==> flow/design.v <==
module interFrameSpace (samplePoint, rst, canRX, frameReady, endOverload, isOverload, isStart);
	input wire samplePoint, rst, canRX, frameReady, endOverload;
	output wire isOverload, isStart;
	parameter bit1_intermission = 0, bit2_intermission = 1, bit3_intermission = 2, bus_idle = 3;
	reg [2:0]state;
	reg isOverload0, isStart0;
	reg endError;
	assign isOverload = isOverload0;
	assign isStart = isStart0;
	always @ (posedge samplePoint) begin
		if (rst) begin
			state <= bus_idle;
			isOverload0 <= 0;
			isStart0 <= 0;
			endError <= 0;
		end else begin
		if (frameReady == 0)begin
			state <= bit1_intermission;
			isOverload0 <= 0;
			isStart0 <= 0;
			if (endOverload)
				endError <= 1;
		end
		if (isOverload) begin
			isOverload0 <= 0;
		end
		if (frameReady == 1 && endOverload == 1) begin
			if (canRX == 1) begin
				state <= bit2_intermission;
				isOverload0 <= 0;
				isStart0 <= 0;
			end else begin
				state <= bit1_intermission;
				isOverload0 <= 1;
				isStart0 <= 0;
			end
		end
		if ((frameReady == 1 && endOverload == 0) || endError == 1) begin
			case (state)
				bit1_intermission:
					if (canRX == 1) begin
						state <= bit2_intermission;
						isOverload0 <= 0;
						isStart0 <= 0;
					end else begin
						state <= bit1_intermission;
						isOverload0 <= 1;
						isStart0 <= 0;
						endError <= 0;
					end
				bit2_intermission:
					if (canRX == 1) begin
						state <= bit3_intermission;
						isOverload0 <= 0;
						isStart0 <= 0;
					end else begin
						state <= bit1_intermission;
						isOverload0 <= 1;
						isStart0 <= 0;
						endError <= 0;
					end
				bit3_intermission:
					if (canRX == 1) begin
						state <= bus_idle;
						isOverload0 <= 0;
						isStart0 <= 0;
					end else begin
						state <= bit1_intermission;
						isOverload0 <= 0;
						isStart0 <= 1;
						endError <= 0;
					end
				bus_idle:
					if (canRX == 1) begin
						state <= bus_idle;
						isOverload0 <= 0;
						isStart0 <= 0;
					end else begin
						state <= bit1_intermission;
						isOverload0 <= 0;
						isStart0 <= 1;
						endError <= 0;
					end
			endcase
		end
		end
	end
endmodule
module overload (samplePoint, rst, canRX, isOverload, isError, endOverload);
	input wire samplePoint, rst, canRX, isOverload, isError;
	output wire endOverload;
	parameter overload_flag = 0, overload_superposition = 1, overload_delimiter = 2;
	reg [1:0]state;
	reg [4:0]count;
	reg endOverload0;
	reg alredyOverError;
	assign endOverload = endOverload0;
	always @ (posedge samplePoint) begin
		if (rst) begin
			state <= overload_flag;
			count <= 0;
			endOverload0 <= 0;
			alredyOverError <= 0;
		end else begin
		if (endOverload0) begin
			endOverload0 <= 0;
		end
		if (isOverload == 1 || isError == 1 || alredyOverError == 1) begin
			case (state)
				overload_flag:  
					if (isOverload == 1 || alredyOverError == 1) begin
						if (canRX == 0) begin 
							if (count == 4) begin
								state <= overload_superposition;
								count <= count + 1;
							end else begin
								alredyOverError <= 1;
								count <= count + 1;
							end
						end else if (canRX == 1) begin
							alredyOverError <= 1;
							count <= 0;
							state <= overload_flag;
						end
					end else if (isError == 1 || alredyOverError == 1) begin
						if (canRX == 0) begin 
							if (count == 5) begin
								state <= overload_superposition;
								count <= count + 1;
							end else begin
								alredyOverError <= 1;
								count <= count + 1;
							end
						end else if (canRX == 1) begin
							alredyOverError <= 1;
							count <= 0;
							state <= overload_flag;
						end
					end
				overload_superposition:
					if (canRX == 0) begin 
						if (count < 11) begin
							count <= count + 1;
						end else begin
							count <= 0;
							state <= overload_flag;
						end
					end else if (canRX == 1) begin
						state <= overload_delimiter;
						count <= 1;
					end
				overload_delimiter:
					if (canRX == 1) begin 
						if (count < 7) begin
							count <= count + 1;
						end else begin
							endOverload0 <= 1;
							alredyOverError <= 0;
							state <= overload_flag;
							count <= 0;
						end
					end else if (canRX == 0) begin
						if (count == 7) begin 
							state <= overload_flag;
							count <= 1;
						end else begin
							count <= 0;
							state <= overload_flag;
						end
					end
			endcase
		end
		end
	end
endmodule
module framecontroller
(
	input	sp, rst, CAN_RX, reset, isStuff, errorFlag,
	output reg BS_onoff,
	output reg [1:0]CRCtype,
	output reg BRS_Stop,
	output reg invalidBit,
	output reg  CRCcalc_on,
	output reg  CRCtime, 
	output reg ackValue,
	output reg  RTR_SRR,
	output reg  IDE,
	output reg 	EDL,
	output reg  BRS,
	output reg RTR_r1,
	output reg frameReady
);
	parameter arbID_st = 0, RTR_SRR_st = 1, IDE0_st = 2, IDE1_st = 3, r0_EDL_st = 4;
	parameter extID_st = 5, extRTR_st = 6, r1_EDL_st = 7, r0_FD_st = 8, BRS_st = 9;
	parameter ESI_st = 10, DLC_st = 11, data_st = 12, crc15_st = 13, crc17_st = 14;
	parameter crc21_st = 15, crcDel_st = 16, ack_st = 17, ackDel_st = 18, eof_st = 19;
	parameter ready_st = 20, error_st = 21;
	reg		[4:0]state;
	reg		[9:0]cont;
	reg		[6:0]dlc;
	reg		FD;
	reg		bitlido;
	reg		frameReady_v;
	always @ (posedge sp) begin
		if (rst) begin
			state <= ready_st;
			cont = 0;
			dlc = 0;
			FD = 0;
			BS_onoff = 0;
			CRCtype = 0;
			CRCtime = 0;
			CRCcalc_on = 0;
			BRS_Stop = 0;
			invalidBit = 0;
			ackValue = 0;
			RTR_SRR = 0;
			IDE = 0;
			EDL = 0;
			BRS = 0;
			RTR_r1 = 0;
			frameReady_v = 1;
		end
		else
		if (reset) begin
			state <= arbID_st;
			cont = 1;
			dlc = 0;
			FD = 0;
			BS_onoff = 0;
			CRCtype = 0;
			CRCtime = 0;
			CRCcalc_on = 0;
			BRS_Stop = 0;
			invalidBit = 0;
			ackValue = 0;
			RTR_SRR = 0;
			IDE = 0;
			EDL = 0;
			BRS = 0;
			RTR_r1 = 0;
			frameReady_v = 0;
			BS_onoff = 1;
			CRCcalc_on = 1;
			if(errorFlag)
			begin
				state <= error_st;
			end
		end
		else
		if (~isStuff) begin
			case (state)
				arbID_st:  
					begin
						if(cont < 10)
						begin
							cont = cont +1;
						end
						else
						begin
							state <= RTR_SRR_st;
						end
					end
				RTR_SRR_st:  
					begin
						RTR_SRR = CAN_RX;
						if (CAN_RX)
						begin
							state <= IDE1_st;
						end
						else
						begin
							state <= IDE0_st;
						end
					end
				IDE0_st:
					begin
					IDE = CAN_RX;
					if(~CAN_RX)
						begin
							state <= r0_EDL_st;
						end
					else
						begin
							state <= error_st;
						end
					end
				IDE1_st:
					begin
					IDE = CAN_RX;
					if (CAN_RX)
						begin
							cont = 0;
							state <= extID_st;
						end
						else
						begin
							state <= r0_EDL_st;
						end
					end
				extID_st:
					if (cont < 17)
					begin
						cont = cont + 1;
					end
					else
					begin
						state <= extRTR_st;
					end
				extRTR_st:
					begin
						RTR_r1 = CAN_RX;
						state <= r1_EDL_st;
					end
				r1_EDL_st:
					begin
						EDL = CAN_RX;
						if (CAN_RX)
						begin
							state <= r0_FD_st;
						end
						else
						begin
							state <= r0_EDL_st;
						end
					end
				r0_EDL_st:
					begin
						EDL = CAN_RX;
						if (CAN_RX)
						begin
							state <= r0_FD_st;
						end
						else
						begin
							cont = 0;
							state <= DLC_st;
						end
					end
				r0_FD_st:
					if(~CAN_RX)
					begin
						FD = 1;
						state <= BRS_st;
					end
					else
					begin
						state <= error_st;
					end
				BRS_st:
					begin
						BRS = CAN_RX;
						BRS_Stop = CAN_RX;
						state <= ESI_st;
					end
				ESI_st:
					begin
						cont = 0;
						state <= DLC_st;
					end
				DLC_st: 
					begin
						dlc = dlc << 1;
						dlc = dlc + CAN_RX;
						cont = cont + 1;
						bitlido = CAN_RX;
						if (cont == 4  && dlc != 0) 
						begin
							cont = 0;
							if(dlc > 8 && FD == 0)
							begin
								dlc = 8;
							end
							else if(dlc > 8)
							begin
								case(dlc)
									9:
										dlc = 12;
									10:
										dlc = 16;
									11:
										dlc = 20;
									12:
										dlc = 24;
									13:
										dlc = 32;
									14:
										dlc = 48;
									15:
										dlc = 64;
								endcase
							end
							state <= data_st;
						end
						else if(cont == 4 && dlc == 0)
						begin
							cont =0;
							if(FD == 0)
							begin
								state <= crc15_st;
							end
							else if(dlc <= 16)
							begin
								state <= crc17_st;
							end
							else
							begin
								state <= crc21_st;
							end
						end
					end
				data_st:
					begin
						if(FD)
							begin
								BRS_Stop = 1;
							end
						cont = cont + 1;
						if (cont==8*dlc)  
						begin
							if(FD == 0)
							begin
								cont = 0;
								state <= crc15_st;
							end
							else if(dlc <= 16)
							begin
								cont = 0;
								state <= crc17_st;
							end
							else
							begin
								cont = 0;
								state <= crc21_st;
							end
						end
					end
				crc15_st:
					begin
						CRCcalc_on =0;
						CRCtime = 1;
						CRCtype = 1;
						cont = cont +1;
						if (cont==15)
						begin
							state <= crcDel_st;
						end
					end
				crc17_st:
					begin
						CRCcalc_on =0;
						CRCtime = 1;
						CRCtype = 2;
						cont = cont +1;
						if (cont==17)
						begin
							state <= crcDel_st;
						end
					end
				crc21_st:
					begin
						CRCcalc_on =0;
						CRCtime = 1;
						CRCtype = 3;
						cont = cont +1;
						if (cont==21)
						begin
							state <= crcDel_st;
						end
					end
				crcDel_st:
					begin
						CRCtime = 0;
						CRCtype = 0;
						BS_onoff = 0;
						BRS_Stop = 0;
						if(CAN_RX)
						begin
							state <= ack_st;
						end
						else
						begin
							state <= error_st;
						end
					end
				ack_st:
					state <= ackDel_st;
				ackDel_st:
					if(CAN_RX)
					begin
						cont = 0;
						state <= eof_st;
					end
					else
					begin
						state <= error_st;
					end
				eof_st:
					begin
						cont = cont +1;
						if(cont==7)
						begin
							frameReady_v = 1;
							state <= ready_st;
						end
					end
				ready_st:
					begin
						frameReady_v = 1;
						state <= ready_st;
					end
				error_st:
					begin
						cont = 0;
						dlc = 0;
						FD = 0;
					end
			endcase
		end
		frameReady <= frameReady_v;
	end
endmodule
module DatavsRemote(
RTR_SRR,
IDE,
RTR_r1,
isRemote
);
	input RTR_SRR, IDE, RTR_r1;
	output isRemote;
	assign isRemote = RTR_SRR & (IDE ~^ RTR_r1);
endmodule
module frameSize
(
	input	sp, rst, isStuff, reset,
	output reg [9:0] size
);
	always @ (posedge sp) begin
		if (rst)
			begin
				size <= 10'b0;
			end
		else if (reset)
			begin
				size <= 10'b1;
			end
		else if (~isStuff)
			begin
				size <= size + 1;
			end
	end
endmodule
module frameStorage
(
	input	sp, rst, CAN_RX, isStuff, reset,
	output reg [150:0] frame
);
	always @ (posedge sp) begin
		if (rst)
			begin
				frame = 0;
			end
		else if (reset)
			begin
				frame = 0;
				frame = frame << 1;
				frame = frame + CAN_RX;
			end
		else if (~isStuff)
			begin
				frame = frame << 1;
				frame = frame + CAN_RX;
			end
	end
endmodule
module frameMakerTop (samplePoint, reset, canRX, isError, isStuff, endOverload, BS_onoff, CRCtype, BRS_Stop, invalidBit, CRCcalc_on, CRCtime, ackValue, IDE, EDL, BRS, isRemote, size, frame, frameReady, isStart);
	input wire samplePoint, reset, canRX, isError, isStuff;
	output wire endOverload, BS_onoff, BRS_Stop, invalidBit, CRCcalc_on, CRCtime, ackValue, IDE, EDL, BRS, isRemote, frameReady, isStart;
	output wire [1:0] CRCtype;
	output wire [9:0] size;
	output wire [150:0] frame;
	wire isOverloadFromInterframe, RTR_SRR, RTR_r1;
	interFrameSpace ifs (samplePoint, reset, canRX, frameReady, endOverload, isOverloadFromInterframe, isStart);
	overload ov (samplePoint, reset, canRX, isOverloadFromInterframe, isError, endOverload);
	framecontroller fc (samplePoint, reset, canRX, isStart, isStuff, isError, BS_onoff, CRCtype, BRS_Stop, invalidBit, CRCcalc_on, CRCtime, ackValue, RTR_SRR, IDE, EDL, BRS, RTR_r1, frameReady);
	DatavsRemote dr (RTR_SRR, IDE, RTR_r1, isRemote);
	frameSize fsz (samplePoint, reset, isStuff, isStart, size);
	frameStorage fst (samplePoint, reset, canRX, isStuff, isStart, frame);
endmodule
Step by step through the tools: frameMakerTop
The steps from the RTL of frameMakerTop to its reports follow in flow order.
Lines are those of the file above, counted from 1.
Cell names lack the library's common part.
The mark - stands for no value.

set-up
  top module = frameMakerTop
  clock = samplePoint
  library = sky130hd
  corner = tt_025C_1v80

After elaboration
Yosys after proc, flatten, opt, wreduce and memory -nomap, before mapping. Memory bits, and registers merged into a memory's read port (data or address), are not among the register bits. Print and check cells are not counted.

storage and ports
  word-level cells = 286
  flip-flop bits (word level) = 211

operators by class
  add/sub/neg operators = 5
  mux-type cells = 110
  magnitude comparators = 7
  reduce/logical cells = 58
  equality and inequality tests = 70
  bitwise gates (word level) = 8

operator list
  kind                                                     count
  adder 151 x 1 -> 151 bit                                 1
  two-way mux 5 bit                                        23
  parallel mux 5 bit (select 21 bit)                       1
  parallel mux 10 bit (select 8 bit)                       1
  two-way mux 10 bit                                       7
  == test 7 x 4 -> 1 bit with constant B                   7
  parallel mux 7 bit (select 7 bit)                        1
  two-way mux 1 bit                                        43
  == test 5 x 4 -> 1 bit with constant B                   8
  == test 5 x 3 -> 1 bit with constant B                   7
  == test 5 bit with constant B                            6
  two-way mux 2 bit                                        13
  nonzero test 22 bit                                      1
  != test 3 x 2 -> 1 bit with constant B                   7
  two-way mux 7 bit                                        3
  adder 10 x 1 -> 10 bit with constant B                   2
  == test 10 x 3 -> 1 bit with constant B                  2
  == test 10 x 5 -> 1 bit with constant B                  2
  AND reduction 2 bit                                      10
  != test 3 bit with constant B                            5
  parallel mux 5 bit (select 3 bit)                        1
  two-way mux 3 bit                                        5
  OR reduction 2 bit                                       7
  less-or-equal comparator 7 x 5 -> 1 bit with constant B  2
  AND reduction 7 bit                                      2
  parallel mux 7 bit (select 2 bit)                        1
  nonzero test 2 bit                                       6
  AND reduction 3 bit                                      4

Not listed: further kinds 45, cells in them 80.

Depth
Longest topological path by Yosys (ltp), each cell counted once; first at word level (registers and memories cut), then after technology mapping (sequential cells cut; the memories' decode and read muxes count).

logic depth
  depth in word-level cells = 9
  ABC_AREA = 1
  depth in mapped cells = 15
  depth with buffers taken out = 15

Netlist
The flow's flattened synthesis, as Yosys stat reports it; memories are mapped. The netlist is that of the ABC_AREA named above (0 if unset); the other value can give another one.
The area totals of this step are shown rounded.

cells by type
  cell type  count  total area (sq um)
  dfxtp_1    230    4.6E+03
  nand2_1    439    1647.83
  a21oi_1    204    1.02E+03
  inv_1      92     345.331
  nand3_1    61     305.293
  nor2_1     67     251.491
  clkbuf_1   61     228.97
  o21ai_0    44     220.211
  ha_1       8      100.096
  nand4_1    16     100.096
  o211ai_1   9      67.565
  nor3_1     13     65.062
  o22ai_1    10     62.56
  nand2_2    7      43.792
  nor2_4     3      33.782
  a31oi_1    3      18.768
  nor2_2     3      18.768
  or2_2      3      18.768

Not listed: further types 23, cells in them 36.

mapped netlist
  mapped flip-flops = 230
  buffer cells = 66
  cells in the netlist = 1309
  sequential part of the area = 4600 sq um
  synthesis area = 9400 sq um

Path before layout
Source: OpenSTA report_checks on the synthesized netlist (no wires, ideal clock, input and output delay 20% of the period each), path of least setup slack; recovery checks are left aside. Register names are those of the netlist, which keeps one name where synthesis merged equal registers.

timing path post-synthesis
  path kind = input to register
  start point = input port isStuff
  end point = register fc.state
  path buffers = 2
  path delay = 1279 ps
  data arrival time = 2200 ps
  setup slack = 2721 ps
  data required time = 4921 ps
  period = 5000 ps
  external input delay = 1000 ps
  time at the first pin = 1000 ps
  driving pins on the path = 9
  synthesis period reached = 2279 ps

"path delay" is the arrival time less input delay plus setup time.
"driving pins on the path" counts driving pins, that of a launching flip-flop among them; a cell with two outputs on the path counts twice.
"synthesis period reached" = period - worst setup slack (recovery checks aside). The figure is calculated, with input and output delays left at 20% of the set period.
An end named without its bit number is one bit of that signal or, where synthesis recoded a state register, one of its new flip-flops.
Between the ends stands the longest chain of elaborated cells between them, by number of cells; it is not shown to be the way that was timed. Of several equally long chains one is given.
Each line given opens the expression or statement behind the cell; cells for indexed reads and writes are added by Yosys, which also makes memories of some case tables.
At most two assigning lines are given for a register; there are more.

between the ends, post-synthesis
  cell sequence = buf_2 nor2_1 inv_1 nor2_1 inv_1 clkbuf_1 nor2_1 nand3_1 o211ai_1
  length of the longest elaborated chain = 2

ends and longest elaborated chain, post-synthesis
  what               RTL line  source
  from (decl)        577       input wire samplePoint, reset, canRX, isError, isStuff;
  two-way mux 5 bit  251       if (~isStuff) begin
  two-way mux 5 bit  225       if (reset) begin
  to (assign)        206       state <= ready_st;
  to (assign)        226       state <= arbID_st;
  to (decl)          198       reg [4:0]state;

Timing after layout
Path of least setup slack in the final report of job 1 (OpenROAD, finished layout, wires in). Where an end is a register, its clock arrival counts in the times.
The report prints the path's times to 10 ps; the period is as set.

timing path after layout
  path kind = input to register
  start point = input port canRX
  end point = register fc.cont[6]
  path buffers = 3
  period = 5000 ps
  setup slack = 2160 ps
  data required time = 5410 ps
  driving pins on the path = 10
  time at the first pin = 1000 ps
  data arrival time = 3240 ps
  external input delay = 1000 ps

Between the ends stands the longest chain of elaborated cells between them, by number of cells; it is not shown to be the way that was timed. Of several equally long chains one is given.
At most two assigning lines are given for a register; there are more.

between the ends, after layout
  cell sequence = clkdlybuf4s50_1 buf_4 clkinv_1 buf_4 o211ai_1 a21oi_1 nand3_1 inv_1 o21ai_0 a21oi_1
  length of the longest elaborated chain = 6

ends and longest elaborated chain, after layout
  what                                RTL line  source
  from (decl)                         577       input wire samplePoint, reset, canRX, isError, isStuff;
  adder 7 x 1 -> 7 bit                364       dlc = dlc + CAN_RX;
  logical NOT 7 bit                   395       else if(cont == 4 && dlc == 0)
  logical AND 1 bit                   395
  two-way mux 10 bit                  395
  two-way mux 10 bit                  367       if (cont == 4 && dlc != 0)
  parallel mux 10 bit (select 8 bit)  252       case (state)
  to (assign)                         257       cont = cont +1;
  to (assign)                         304       cont = cont + 1;
  to (decl)                           199       reg [9:0]cont;

Record of 4 stored runs of the RTL-to-layout flow on frameMakerTop, platform sky130hd. The runs are unordered. Constraints: input delay and output delay 20% of the set period each, output load 0.01 pF.
"clock period reached" means the clock period less the worst setup slack. The figure is calculated, with input and output delays left at 20% of the set period.
"total power after layout": no workload was simulated; the value follows from the tool's default switching activity.
Values from the reports are rounded here.
Among the settings, . means not set for that run.

setting or result                                          job 1  job 2  job 3  job 4
ABC_AREA                                                   1      1      1      1
CORE_UTILIZATION                                           40     63     58     37
HOLD_SLACK_MARGIN                                          0.07   .      .      0.07
MIN_ROUTING_LAYER                                          met2   .      .      met2
period_ns                                                  5.0    2.9    1.79   4.28
CAP_MARGIN                                                 20     15     10     20
CORE_MARGIN                                                2      6      3      2
SLEW_MARGIN                                                20     5      20     20
CELL_PAD_IN_SITES_DETAIL_PLACEMENT                         .      0      0      .
CORE_ASPECT_RATIO                                          .      0.55   .      .
CTS_CLUSTER_DIAMETER                                       .      139    .      .
GPL_ROUTABILITY_DRIVEN                                     .      1      .      .
MAX_ROUTING_LAYER                                          .      met4   met5   met4
PLACE_DENSITY                                              .      0.7    .      .
GPL_TIMING_DRIVEN                                          .      .      0      .
PLACE_DENSITY_LB_ADDON                                     .      .      0.18   .
SETUP_SLACK_MARGIN                                         .      .      0.45   .
TNS_END_PERCENT                                            .      .      30     .
worst hold slack (ps)                                      430    462    216    437
clock period reached (ps)                                  2837   2526   2639   2734
utilization of the finished layout (%)                     53.2   84.0   91.6   49.2
die size (sq um)                                           24700  18100  17800  26700
total power after layout (µW)                              4250   6630   11300  4760
lowest setup slack (ps)                                    2160   374    -849   1550
post-synthesis cell area (sq um)                           9400   9400   9400   9400
area of the standard cells in the finished layout (sq um)  12400  12000  14200  12300
